==> flow/design.v <==
module interFrameSpace (samplePoint, rst, canRX, frameReady, endOverload, isOverload, isStart);
	input wire samplePoint, rst, canRX, frameReady, endOverload;
	output wire isOverload, isStart;
	parameter bit1_intermission = 0, bit2_intermission = 1, bit3_intermission = 2, bus_idle = 3;
	reg [2:0]state;
	reg isOverload0, isStart0;
	reg endError;
	assign isOverload = isOverload0;
	assign isStart = isStart0;
	always @ (posedge samplePoint) begin
		if (rst) begin
			state <= bus_idle;
			isOverload0 <= 0;
			isStart0 <= 0;
			endError <= 0;
		end else begin
		if (frameReady == 0)begin
			state <= bit1_intermission;
			isOverload0 <= 0;
			isStart0 <= 0;
			if (endOverload)
				endError <= 1;
		end
		if (isOverload) begin
			isOverload0 <= 0;
		end
		if (frameReady == 1 && endOverload == 1) begin
			if (canRX == 1) begin
				state <= bit2_intermission;
				isOverload0 <= 0;
				isStart0 <= 0;
			end else begin
				state <= bit1_intermission;
				isOverload0 <= 1;
				isStart0 <= 0;
			end
		end
		if ((frameReady == 1 && endOverload == 0) || endError == 1) begin
			case (state)
				bit1_intermission:
					if (canRX == 1) begin
						state <= bit2_intermission;
						isOverload0 <= 0;
						isStart0 <= 0;
					end else begin
						state <= bit1_intermission;
						isOverload0 <= 1;
						isStart0 <= 0;
						endError <= 0;
					end
				bit2_intermission:
					if (canRX == 1) begin
						state <= bit3_intermission;
						isOverload0 <= 0;
						isStart0 <= 0;
					end else begin
						state <= bit1_intermission;
						isOverload0 <= 1;
						isStart0 <= 0;
						endError <= 0;
					end
				bit3_intermission:
					if (canRX == 1) begin
						state <= bus_idle;
						isOverload0 <= 0;
						isStart0 <= 0;
					end else begin
						state <= bit1_intermission;
						isOverload0 <= 0;
						isStart0 <= 1;
						endError <= 0;
					end
				bus_idle:
					if (canRX == 1) begin
						state <= bus_idle;
						isOverload0 <= 0;
						isStart0 <= 0;
					end else begin
						state <= bit1_intermission;
						isOverload0 <= 0;
						isStart0 <= 1;
						endError <= 0;
					end
			endcase
		end
		end
	end
endmodule
module overload (samplePoint, rst, canRX, isOverload, isError, endOverload);
	input wire samplePoint, rst, canRX, isOverload, isError;
	output wire endOverload;
	parameter overload_flag = 0, overload_superposition = 1, overload_delimiter = 2;
	reg [1:0]state;
	reg [4:0]count;
	reg endOverload0;
	reg alredyOverError;
	assign endOverload = endOverload0;
	always @ (posedge samplePoint) begin
		if (rst) begin
			state <= overload_flag;
			count <= 0;
			endOverload0 <= 0;
			alredyOverError <= 0;
		end else begin
		if (endOverload0) begin
			endOverload0 <= 0;
		end
		if (isOverload == 1 || isError == 1 || alredyOverError == 1) begin
			case (state)
				overload_flag:  
					if (isOverload == 1 || alredyOverError == 1) begin
						if (canRX == 0) begin 
							if (count == 4) begin
								state <= overload_superposition;
								count <= count + 1;
							end else begin
								alredyOverError <= 1;
								count <= count + 1;
							end
						end else if (canRX == 1) begin
							alredyOverError <= 1;
							count <= 0;
							state <= overload_flag;
						end
					end else if (isError == 1 || alredyOverError == 1) begin
						if (canRX == 0) begin 
							if (count == 5) begin
								state <= overload_superposition;
								count <= count + 1;
							end else begin
								alredyOverError <= 1;
								count <= count + 1;
							end
						end else if (canRX == 1) begin
							alredyOverError <= 1;
							count <= 0;
							state <= overload_flag;
						end
					end
				overload_superposition:
					if (canRX == 0) begin 
						if (count < 11) begin
							count <= count + 1;
						end else begin
							count <= 0;
							state <= overload_flag;
						end
					end else if (canRX == 1) begin
						state <= overload_delimiter;
						count <= 1;
					end
				overload_delimiter:
					if (canRX == 1) begin 
						if (count < 7) begin
							count <= count + 1;
						end else begin
							endOverload0 <= 1;
							alredyOverError <= 0;
							state <= overload_flag;
							count <= 0;
						end
					end else if (canRX == 0) begin
						if (count == 7) begin 
							state <= overload_flag;
							count <= 1;
						end else begin
							count <= 0;
							state <= overload_flag;
						end
					end
			endcase
		end
		end
	end
endmodule
module framecontroller
(
	input	sp, rst, CAN_RX, reset, isStuff, errorFlag,
	output reg BS_onoff,
	output reg [1:0]CRCtype,
	output reg BRS_Stop,
	output reg invalidBit,
	output reg  CRCcalc_on,
	output reg  CRCtime, 
	output reg ackValue,
	output reg  RTR_SRR,
	output reg  IDE,
	output reg 	EDL,
	output reg  BRS,
	output reg RTR_r1,
	output reg frameReady
);
	parameter arbID_st = 0, RTR_SRR_st = 1, IDE0_st = 2, IDE1_st = 3, r0_EDL_st = 4;
	parameter extID_st = 5, extRTR_st = 6, r1_EDL_st = 7, r0_FD_st = 8, BRS_st = 9;
	parameter ESI_st = 10, DLC_st = 11, data_st = 12, crc15_st = 13, crc17_st = 14;
	parameter crc21_st = 15, crcDel_st = 16, ack_st = 17, ackDel_st = 18, eof_st = 19;
	parameter ready_st = 20, error_st = 21;
	reg		[4:0]state;
	reg		[9:0]cont;
	reg		[6:0]dlc;
	reg		FD;
	reg		bitlido;
	reg		frameReady_v;
	always @ (posedge sp) begin
		if (rst) begin
			state <= ready_st;
			cont = 0;
			dlc = 0;
			FD = 0;
			BS_onoff = 0;
			CRCtype = 0;
			CRCtime = 0;
			CRCcalc_on = 0;
			BRS_Stop = 0;
			invalidBit = 0;
			ackValue = 0;
			RTR_SRR = 0;
			IDE = 0;
			EDL = 0;
			BRS = 0;
			RTR_r1 = 0;
			frameReady_v = 1;
		end
		else
		if (reset) begin
			state <= arbID_st;
			cont = 1;
			dlc = 0;
			FD = 0;
			BS_onoff = 0;
			CRCtype = 0;
			CRCtime = 0;
			CRCcalc_on = 0;
			BRS_Stop = 0;
			invalidBit = 0;
			ackValue = 0;
			RTR_SRR = 0;
			IDE = 0;
			EDL = 0;
			BRS = 0;
			RTR_r1 = 0;
			frameReady_v = 0;
			BS_onoff = 1;
			CRCcalc_on = 1;
			if(errorFlag)
			begin
				state <= error_st;
			end
		end
		else
		if (~isStuff) begin
			case (state)
				arbID_st:  
					begin
						if(cont < 10)
						begin
							cont = cont +1;
						end
						else
						begin
							state <= RTR_SRR_st;
						end
					end
				RTR_SRR_st:  
					begin
						RTR_SRR = CAN_RX;
						if (CAN_RX)
						begin
							state <= IDE1_st;
						end
						else
						begin
							state <= IDE0_st;
						end
					end
				IDE0_st:
					begin
					IDE = CAN_RX;
					if(~CAN_RX)
						begin
							state <= r0_EDL_st;
						end
					else
						begin
							state <= error_st;
						end
					end
				IDE1_st:
					begin
					IDE = CAN_RX;
					if (CAN_RX)
						begin
							cont = 0;
							state <= extID_st;
						end
						else
						begin
							state <= r0_EDL_st;
						end
					end
				extID_st:
					if (cont < 17)
					begin
						cont = cont + 1;
					end
					else
					begin
						state <= extRTR_st;
					end
				extRTR_st:
					begin
						RTR_r1 = CAN_RX;
						state <= r1_EDL_st;
					end
				r1_EDL_st:
					begin
						EDL = CAN_RX;
						if (CAN_RX)
						begin
							state <= r0_FD_st;
						end
						else
						begin
							state <= r0_EDL_st;
						end
					end
				r0_EDL_st:
					begin
						EDL = CAN_RX;
						if (CAN_RX)
						begin
							state <= r0_FD_st;
						end
						else
						begin
							cont = 0;
							state <= DLC_st;
						end
					end
				r0_FD_st:
					if(~CAN_RX)
					begin
						FD = 1;
						state <= BRS_st;
					end
					else
					begin
						state <= error_st;
					end
				BRS_st:
					begin
						BRS = CAN_RX;
						BRS_Stop = CAN_RX;
						state <= ESI_st;
					end
				ESI_st:
					begin
						cont = 0;
						state <= DLC_st;
					end
				DLC_st: 
					begin
						dlc = dlc << 1;
						dlc = dlc + CAN_RX;
						cont = cont + 1;
						bitlido = CAN_RX;
						if (cont == 4  && dlc != 0) 
						begin
							cont = 0;
							if(dlc > 8 && FD == 0)
							begin
								dlc = 8;
							end
							else if(dlc > 8)
							begin
								case(dlc)
									9:
										dlc = 12;
									10:
										dlc = 16;
									11:
										dlc = 20;
									12:
										dlc = 24;
									13:
										dlc = 32;
									14:
										dlc = 48;
									15:
										dlc = 64;
								endcase
							end
							state <= data_st;
						end
						else if(cont == 4 && dlc == 0)
						begin
							cont =0;
							if(FD == 0)
							begin
								state <= crc15_st;
							end
							else if(dlc <= 16)
							begin
								state <= crc17_st;
							end
							else
							begin
								state <= crc21_st;
							end
						end
					end
				data_st:
					begin
						if(FD)
							begin
								BRS_Stop = 1;
							end
						cont = cont + 1;
						if (cont==8*dlc)  
						begin
							if(FD == 0)
							begin
								cont = 0;
								state <= crc15_st;
							end
							else if(dlc <= 16)
							begin
								cont = 0;
								state <= crc17_st;
							end
							else
							begin
								cont = 0;
								state <= crc21_st;
							end
						end
					end
				crc15_st:
					begin
						CRCcalc_on =0;
						CRCtime = 1;
						CRCtype = 1;
						cont = cont +1;
						if (cont==15)
						begin
							state <= crcDel_st;
						end
					end
				crc17_st:
					begin
						CRCcalc_on =0;
						CRCtime = 1;
						CRCtype = 2;
						cont = cont +1;
						if (cont==17)
						begin
							state <= crcDel_st;
						end
					end
				crc21_st:
					begin
						CRCcalc_on =0;
						CRCtime = 1;
						CRCtype = 3;
						cont = cont +1;
						if (cont==21)
						begin
							state <= crcDel_st;
						end
					end
				crcDel_st:
					begin
						CRCtime = 0;
						CRCtype = 0;
						BS_onoff = 0;
						BRS_Stop = 0;
						if(CAN_RX)
						begin
							state <= ack_st;
						end
						else
						begin
							state <= error_st;
						end
					end
				ack_st:
					state <= ackDel_st;
				ackDel_st:
					if(CAN_RX)
					begin
						cont = 0;
						state <= eof_st;
					end
					else
					begin
						state <= error_st;
					end
				eof_st:
					begin
						cont = cont +1;
						if(cont==7)
						begin
							frameReady_v = 1;
							state <= ready_st;
						end
					end
				ready_st:
					begin
						frameReady_v = 1;
						state <= ready_st;
					end
				error_st:
					begin
						cont = 0;
						dlc = 0;
						FD = 0;
					end
			endcase
		end
		frameReady <= frameReady_v;
	end
endmodule
module DatavsRemote(
RTR_SRR,
IDE,
RTR_r1,
isRemote
);
	input RTR_SRR, IDE, RTR_r1;
	output isRemote;
	assign isRemote = RTR_SRR & (IDE ~^ RTR_r1);
endmodule
module frameSize
(
	input	sp, rst, isStuff, reset,
	output reg [9:0] size
);
	always @ (posedge sp) begin
		if (rst)
			begin
				size <= 10'b0;
			end
		else if (reset)
			begin
				size <= 10'b1;
			end
		else if (~isStuff)
			begin
				size <= size + 1;
			end
	end
endmodule
module frameStorage
(
	input	sp, rst, CAN_RX, isStuff, reset,
	output reg [150:0] frame
);
	always @ (posedge sp) begin
		if (rst)
			begin
				frame = 0;
			end
		else if (reset)
			begin
				frame = 0;
				frame = frame << 1;
				frame = frame + CAN_RX;
			end
		else if (~isStuff)
			begin
				frame = frame << 1;
				frame = frame + CAN_RX;
			end
	end
endmodule
module frameMakerTop (samplePoint, reset, canRX, isError, isStuff, endOverload, BS_onoff, CRCtype, BRS_Stop, invalidBit, CRCcalc_on, CRCtime, ackValue, IDE, EDL, BRS, isRemote, size, frame, frameReady, isStart);
	input wire samplePoint, reset, canRX, isError, isStuff;
	output wire endOverload, BS_onoff, BRS_Stop, invalidBit, CRCcalc_on, CRCtime, ackValue, IDE, EDL, BRS, isRemote, frameReady, isStart;
	output wire [1:0] CRCtype;
	output wire [9:0] size;
	output wire [150:0] frame;
	wire isOverloadFromInterframe, RTR_SRR, RTR_r1;
	interFrameSpace ifs (samplePoint, reset, canRX, frameReady, endOverload, isOverloadFromInterframe, isStart);
	overload ov (samplePoint, reset, canRX, isOverloadFromInterframe, isError, endOverload);
	framecontroller fc (samplePoint, reset, canRX, isStart, isStuff, isError, BS_onoff, CRCtype, BRS_Stop, invalidBit, CRCcalc_on, CRCtime, ackValue, RTR_SRR, IDE, EDL, BRS, RTR_r1, frameReady);
	DatavsRemote dr (RTR_SRR, IDE, RTR_r1, isRemote);
	frameSize fsz (samplePoint, reset, isStuff, isStart, size);
	frameStorage fst (samplePoint, reset, canRX, isStuff, isStart, frame);
endmodule
* Reports on frameMakerTop
The steps from the RTL of frameMakerTop to its reports follow in flow order. Lines are those of the file above, counted from 1. Library cell names are shortened. Not given: n/a
Set-up: top frameMakerTop, clock port samplePoint, cell library sky130hd, timing corner tt_025C_1v80

* Word level
Counts by Yosys on the flattened word-level netlist (proc, flatten, opt, wreduce; memories kept). Register bits leave out memories and registers merged into their read ports (data or address). Print and check cells are left out.
Cells by class: add/subtract/negate cells 5, $lt $le $gt $ge 7, eq/ne operators 70, muxes and demuxes 110, bitwise logic cells 8, reductions and logical operators 58
Operators with widths (count):
- 151-bit by 1-bit adder with 151-bit output | 1
- 5-bit two-way mux | 23
- 5-bit parallel mux with 21-bit select | 1
- 10-bit parallel mux with 8-bit select | 1
- 10-bit two-way mux | 7
- 7-bit by 4-bit equality test with 1-bit output (second input constant) | 7
- 7-bit parallel mux with 7-bit select | 1
- 1-bit two-way mux | 43
- 5-bit by 4-bit equality test with 1-bit output (second input constant) | 8
- 5-bit by 3-bit equality test with 1-bit output (second input constant) | 7
- 5-bit equality test (second input constant) | 6
- 2-bit two-way mux | 13
- 22-bit nonzero test | 1
- 3-bit by 2-bit inequality test with 1-bit output (second input constant) | 7
- 7-bit two-way mux | 3
- 10-bit by 1-bit adder with 10-bit output (second input constant) | 2
- 10-bit by 3-bit equality test with 1-bit output (second input constant) | 2
- 10-bit by 5-bit equality test with 1-bit output (second input constant) | 2
- 2-bit AND reduction | 10
- 3-bit inequality test (second input constant) | 5
- 5-bit parallel mux with 3-bit select | 1
- 3-bit two-way mux | 5
- 2-bit OR reduction | 7
- 7-bit by 5-bit less-or-equal comparator with 1-bit output (second input constant) | 2
- 7-bit AND reduction | 2
- 7-bit parallel mux with 2-bit select | 1
- 2-bit nonzero test | 6
- 3-bit AND reduction | 4
Other operator kinds: 45; their cells: 80.
Storage and ports: register bits after elaboration 211, bits of input ports 5, output and inout bits 176, word-level cells 286

* Logic depth
Longest topological path by Yosys (ltp), each cell counted once; first at word level (registers and memories cut), then after technology mapping (sequential cells cut; the memories' decode and read muxes count).
Logic depth: depth after elaboration 9, ABC_AREA 0, gate-level depth with buffers 8, gate-level depth less buffers 8

* Mapped cells and area
The flow's flattened synthesis, as Yosys stat reports it; memories are mapped. The netlist is that of the ABC_AREA named above (0 if unset); the other value can give another one.
Cell types:
- dfxtp_1 | count 230, total area 4.6E+03 um^2
- mux2i_1 | count 157, total area 1.57E+03 um^2
- nor2_1 | count 205, total area 769.488 um^2
- a21oi_1 | count 55, total area 275.264 um^2
- o21ai_0 | count 41, total area 205.197 um^2
- nand2_1 | count 54, total area 202.694 um^2
- clkbuf_1 | count 42, total area 157.651 um^2
- nor3_1 | count 24, total area 120.115 um^2
- nand3_1 | count 22, total area 110.106 um^2
- ha_1 | count 8, total area 100.096 um^2
- buf_2 | count 19, total area 95.091 um^2
- xor2_1 | count 10, total area 87.584 um^2
- inv_1 | count 21, total area 78.826 um^2
- xnor2_1 | count 8, total area 70.067 um^2
- and3_1 | count 11, total area 68.816 um^2
- nor2b_1 | count 9, total area 56.304 um^2
- a22oi_1 | count 7, total area 52.55 um^2
- and2_1 | count 8, total area 50.048 um^2
Other cell types: 55; their cells: 119.
Synthesis totals: standard cells after synthesis 1050, chip area (Yosys) 9648.0 um^2, area of sequential cells 4604.4 um^2, flip-flops 230, buffer cells 68
The figures by module come from a second, unflattened synthesis with its own total; it is not the netlist above.
Unflattened totals: cells (unflattened synthesis) 1048, area (unflattened synthesis) 9848.2 um^2
Each row is one instance without its submodules.
By module:
- frameStorage | instances 1, cells 490, area 5415.2 um^2, seq. area 3022.9 um^2
- framecontroller | instances 1, cells 398, area 3036.7 um^2, seq. area 1041.0 um^2
- overload | instances 1, cells 78, area 626.9 um^2, seq. area 200.2 um^2
- frameSize | instances 1, cells 48, area 451.7 um^2, seq. area 200.2 um^2
- interFrameSpace | instances 1, cells 32, area 302.8 um^2, seq. area 140.1 um^2
- DatavsRemote | instances 1, cells 2, area 15.0 um^2, seq. area 0.0 um^2
- frameMakerTop | instances 1, cells 0, area 0.0 um^2, seq. area 0.0 um^2

* Path before layout
Source: OpenSTA report_checks on the synthesized netlist (no wires, ideal clock, input and output delay 20% of the period each), path of least setup slack; recovery checks are left aside. Register names are those of the netlist, which keeps one name where synthesis merged equal registers.
Timing path after synthesis: kind in2reg, from input port reset, to register fc.state, period 5.0 ns, input delay 1.000 ns, setup time 0.128 ns, launch time at the first pin 1.000 ns, arrival time 2.192 ns, data required time 4.872 ns, path slack 2.680 ns, path delay 1.320 ns, stages on the path 6, buffers on the path 3, synthesis period reached 2.32 ns
"path delay" = arrival - input delay + setup time. "stages on the path": output pins that drive a net of the path, with the launching flip-flop's if there is one; two outputs of one cell count as two. "synthesis period reached" is the clock period less the worst setup slack; recovery checks do not enter. This is arithmetic on one report: input and output delays are still those of the set period (20% each). An end named without its bit number is one bit of that signal or, where synthesis recoded a state register, one of its new flip-flops. At most two assigning lines are given for a register; there are more.
On the way, after synthesis: cell sequence clkbuf_1 inv_1 nand2_1 clkbuf_1 clkbuf_1 nor2_1
Ends and longest elaborated chain, after synthesis:
- start: declaration | RTL line 577 | input wire samplePoint, reset, canRX, isError, isStuff;
- end: assignment | RTL line 206 | state <= ready_st;
- end: assignment | RTL line 226 | state <= arbID_st;
- end: declaration | RTL line 198 | reg [4:0]state;
Chain of elaborated cells between the ends: none given.

* Path in the finished layout
Path of least setup slack in the final report of entry A (OpenROAD, finished layout, wires in). Where an end is a register, its clock arrival counts in the times.
Timing path after layout: kind reg2out, from register ifs.isStart0, to output port isStart, period 5.21 ns, output delay 1.04 ns, launch time at the first pin 0.52 ns, arrival time 1.74 ns, data required time 4.17 ns, path slack 2.43 ns, stages on the path 2, buffers on the path 1
At most two assigning lines are given for a register; there are more.
On the way, after layout: cell sequence dfxtp_1 clkdlybuf4s50_1, length of the longest elaborated chain 0, elaborated cells on any way between the ends 0, source lines of those cells 0
Ends and longest elaborated chain, after layout:
- start: declaration | RTL line 6 | reg isOverload0, isStart0;
- start: assignment | RTL line 14 | isStart0 <= 0;
- start: assignment | RTL line 20 | isStart0 <= 0;
- end: declaration | RTL line 578 | output wire endOverload, BS_onoff, BRS_Stop, invalidBit, CRCcalc_on, CRCtime, ackValue, IDE, EDL, BRS, isRemot ...

Subject: frameMakerTop on sky130hd, stored results

Hello all,

frameMakerTop through Yosys and OpenROAD on sky130hd: 3 stored runs, unordered, with their settings and measured results. The constraints put input and output delay at 20% of the set period each and load the outputs with 0.01 pF.
"worst path time" = time allowed to the worst setup path (clock period - input delay - output delay, where it has them) - its slack; a late launch clock adds to it, a late capture clock takes from it.
"total power of the final layout" rests on the timing tool's default activity at the inputs, not on a simulated workload.

[entry A] flow files
==> flow/run.sh <==
#!/bin/bash
# the make line also repeats the synthesis and layout settings of config.mk as NAME=value (left out here)
make -C /OpenROAD-flow-scripts/flow DESIGN_CONFIG=/design/flow/config.mk WORK_HOME=/design/flow/orfs CLKGATE_MAP_FILE= finish
==> flow/config.mk <==
export PLATFORM = sky130hd
export DESIGN_NAME = frameMakerTop
export DESIGN_NICKNAME = frameMakerTop
export VERILOG_FILES = /design/flow/design.v
export SDC_FILE = /design/flow/constraint.sdc
export NUM_CORES = 4
export LEC_CHECK = 0
export ABC_AREA = 0
export CAP_MARGIN = 5
export CELL_PAD_IN_SITES_DETAIL_PLACEMENT = 1
export CELL_PAD_IN_SITES_GLOBAL_PLACEMENT = 1
export CORE_ASPECT_RATIO = 0.82
export CORE_MARGIN = 2
export CORE_UTILIZATION = 36
export CTS_CLUSTER_SIZE = 58
export GPL_ROUTABILITY_DRIVEN = 1
export HOLD_SLACK_MARGIN = 0.03
export MAX_ROUTING_LAYER = met5
export PLACE_DENSITY_LB_ADDON = 0.01
export SETUP_SLACK_MARGIN = 0.44
export SLEW_MARGIN = 20
export TNS_END_PERCENT = 40
==> flow/constraint.sdc <==
create_clock -name core_clock -period 5.21 [get_ports {samplePoint}]
set_input_delay 1.0420 -clock core_clock [delete_from_list [all_inputs] [get_ports {samplePoint}]]
set_output_delay 1.0420 -clock core_clock [all_outputs]
set_load 0.01 [all_outputs]

[entry A] result: std-cell area (final layout) 12542.0 um^2; setup slack of the critical path 2.430 ns; worst path time 1.74 ns; worst path kind reg2out; utilization in the final report 47.4 %; overall die area 28132.6 um^2; mapped cell area after synthesis 9648.0 um^2; total power of the final layout 3.794 mW; worst hold slack in the final report 0.473 ns

[entry B] flow files
==> flow/run.sh <==
#!/bin/bash
# the make line also repeats the synthesis and layout settings of config.mk as NAME=value (left out here)
make -C /OpenROAD-flow-scripts/flow DESIGN_CONFIG=/design/flow/config.mk WORK_HOME=/design/flow/orfs CLKGATE_MAP_FILE= finish
==> flow/config.mk <==
export PLATFORM = sky130hd
export DESIGN_NAME = frameMakerTop
export DESIGN_NICKNAME = frameMakerTop
export VERILOG_FILES = /design/flow/design.v
export SDC_FILE = /design/flow/constraint.sdc
export NUM_CORES = 4
export LEC_CHECK = 0
export ABC_AREA = 1
export CAP_MARGIN = 10
export CORE_ASPECT_RATIO = 0.75
export CORE_MARGIN = 3
export CORE_UTILIZATION = 37
export CTS_CLUSTER_DIAMETER = 332
export HOLD_SLACK_MARGIN = 0.07
export MAX_ROUTING_LAYER = met4
export MIN_ROUTING_LAYER = met2
export SLEW_MARGIN = 20
export TNS_END_PERCENT = 65
==> flow/constraint.sdc <==
create_clock -name core_clock -period 1.79 [get_ports {samplePoint}]
set_input_delay 0.3580 -clock core_clock [delete_from_list [all_inputs] [get_ports {samplePoint}]]
set_output_delay 0.3580 -clock core_clock [all_outputs]
set_load 0.01 [all_outputs]

[entry B] result: std-cell area (final layout) 13673.1 um^2; setup slack of the critical path -0.133 ns; worst path time 1.92 ns; worst path kind reg2reg; utilization in the final report 55.9 %; overall die area 27377.9 um^2; mapped cell area after synthesis 9401.5 um^2; total power of the final layout 11.603 mW; worst hold slack in the final report 0.172 ns

[entry C] flow files
==> flow/run.sh <==
#!/bin/bash
# the make line also repeats the synthesis and layout settings of config.mk as NAME=value (left out here)
make -C /OpenROAD-flow-scripts/flow DESIGN_CONFIG=/design/flow/config.mk WORK_HOME=/design/flow/orfs CLKGATE_MAP_FILE= finish
==> flow/config.mk <==
export PLATFORM = sky130hd
export DESIGN_NAME = frameMakerTop
export DESIGN_NICKNAME = frameMakerTop
export VERILOG_FILES = /design/flow/design.v
export SDC_FILE = /design/flow/constraint.sdc
export NUM_CORES = 4
export LEC_CHECK = 0
export ABC_AREA = 1
export CAP_MARGIN = 20
export CORE_ASPECT_RATIO = 0.75
export CORE_MARGIN = 3
export CORE_UTILIZATION = 37
export CTS_CLUSTER_DIAMETER = 74
export HOLD_SLACK_MARGIN = 0.07
export MAX_ROUTING_LAYER = met4
export MIN_ROUTING_LAYER = met2
export SLEW_MARGIN = 20
==> flow/constraint.sdc <==
create_clock -name core_clock -period 1.79 [get_ports {samplePoint}]
set_input_delay 0.3580 -clock core_clock [delete_from_list [all_inputs] [get_ports {samplePoint}]]
set_output_delay 0.3580 -clock core_clock [all_outputs]
set_load 0.01 [all_outputs]

[entry C] result: std-cell area (final layout) 13694.4 um^2; setup slack of the critical path -0.133 ns; worst path time 1.92 ns; worst path kind reg2reg; utilization in the final report 56.0 %; overall die area 27377.9 um^2; mapped cell area after synthesis 9401.5 um^2; total power of the final layout 11.609 mW; worst hold slack in the final report 0.172 ns

Thanks
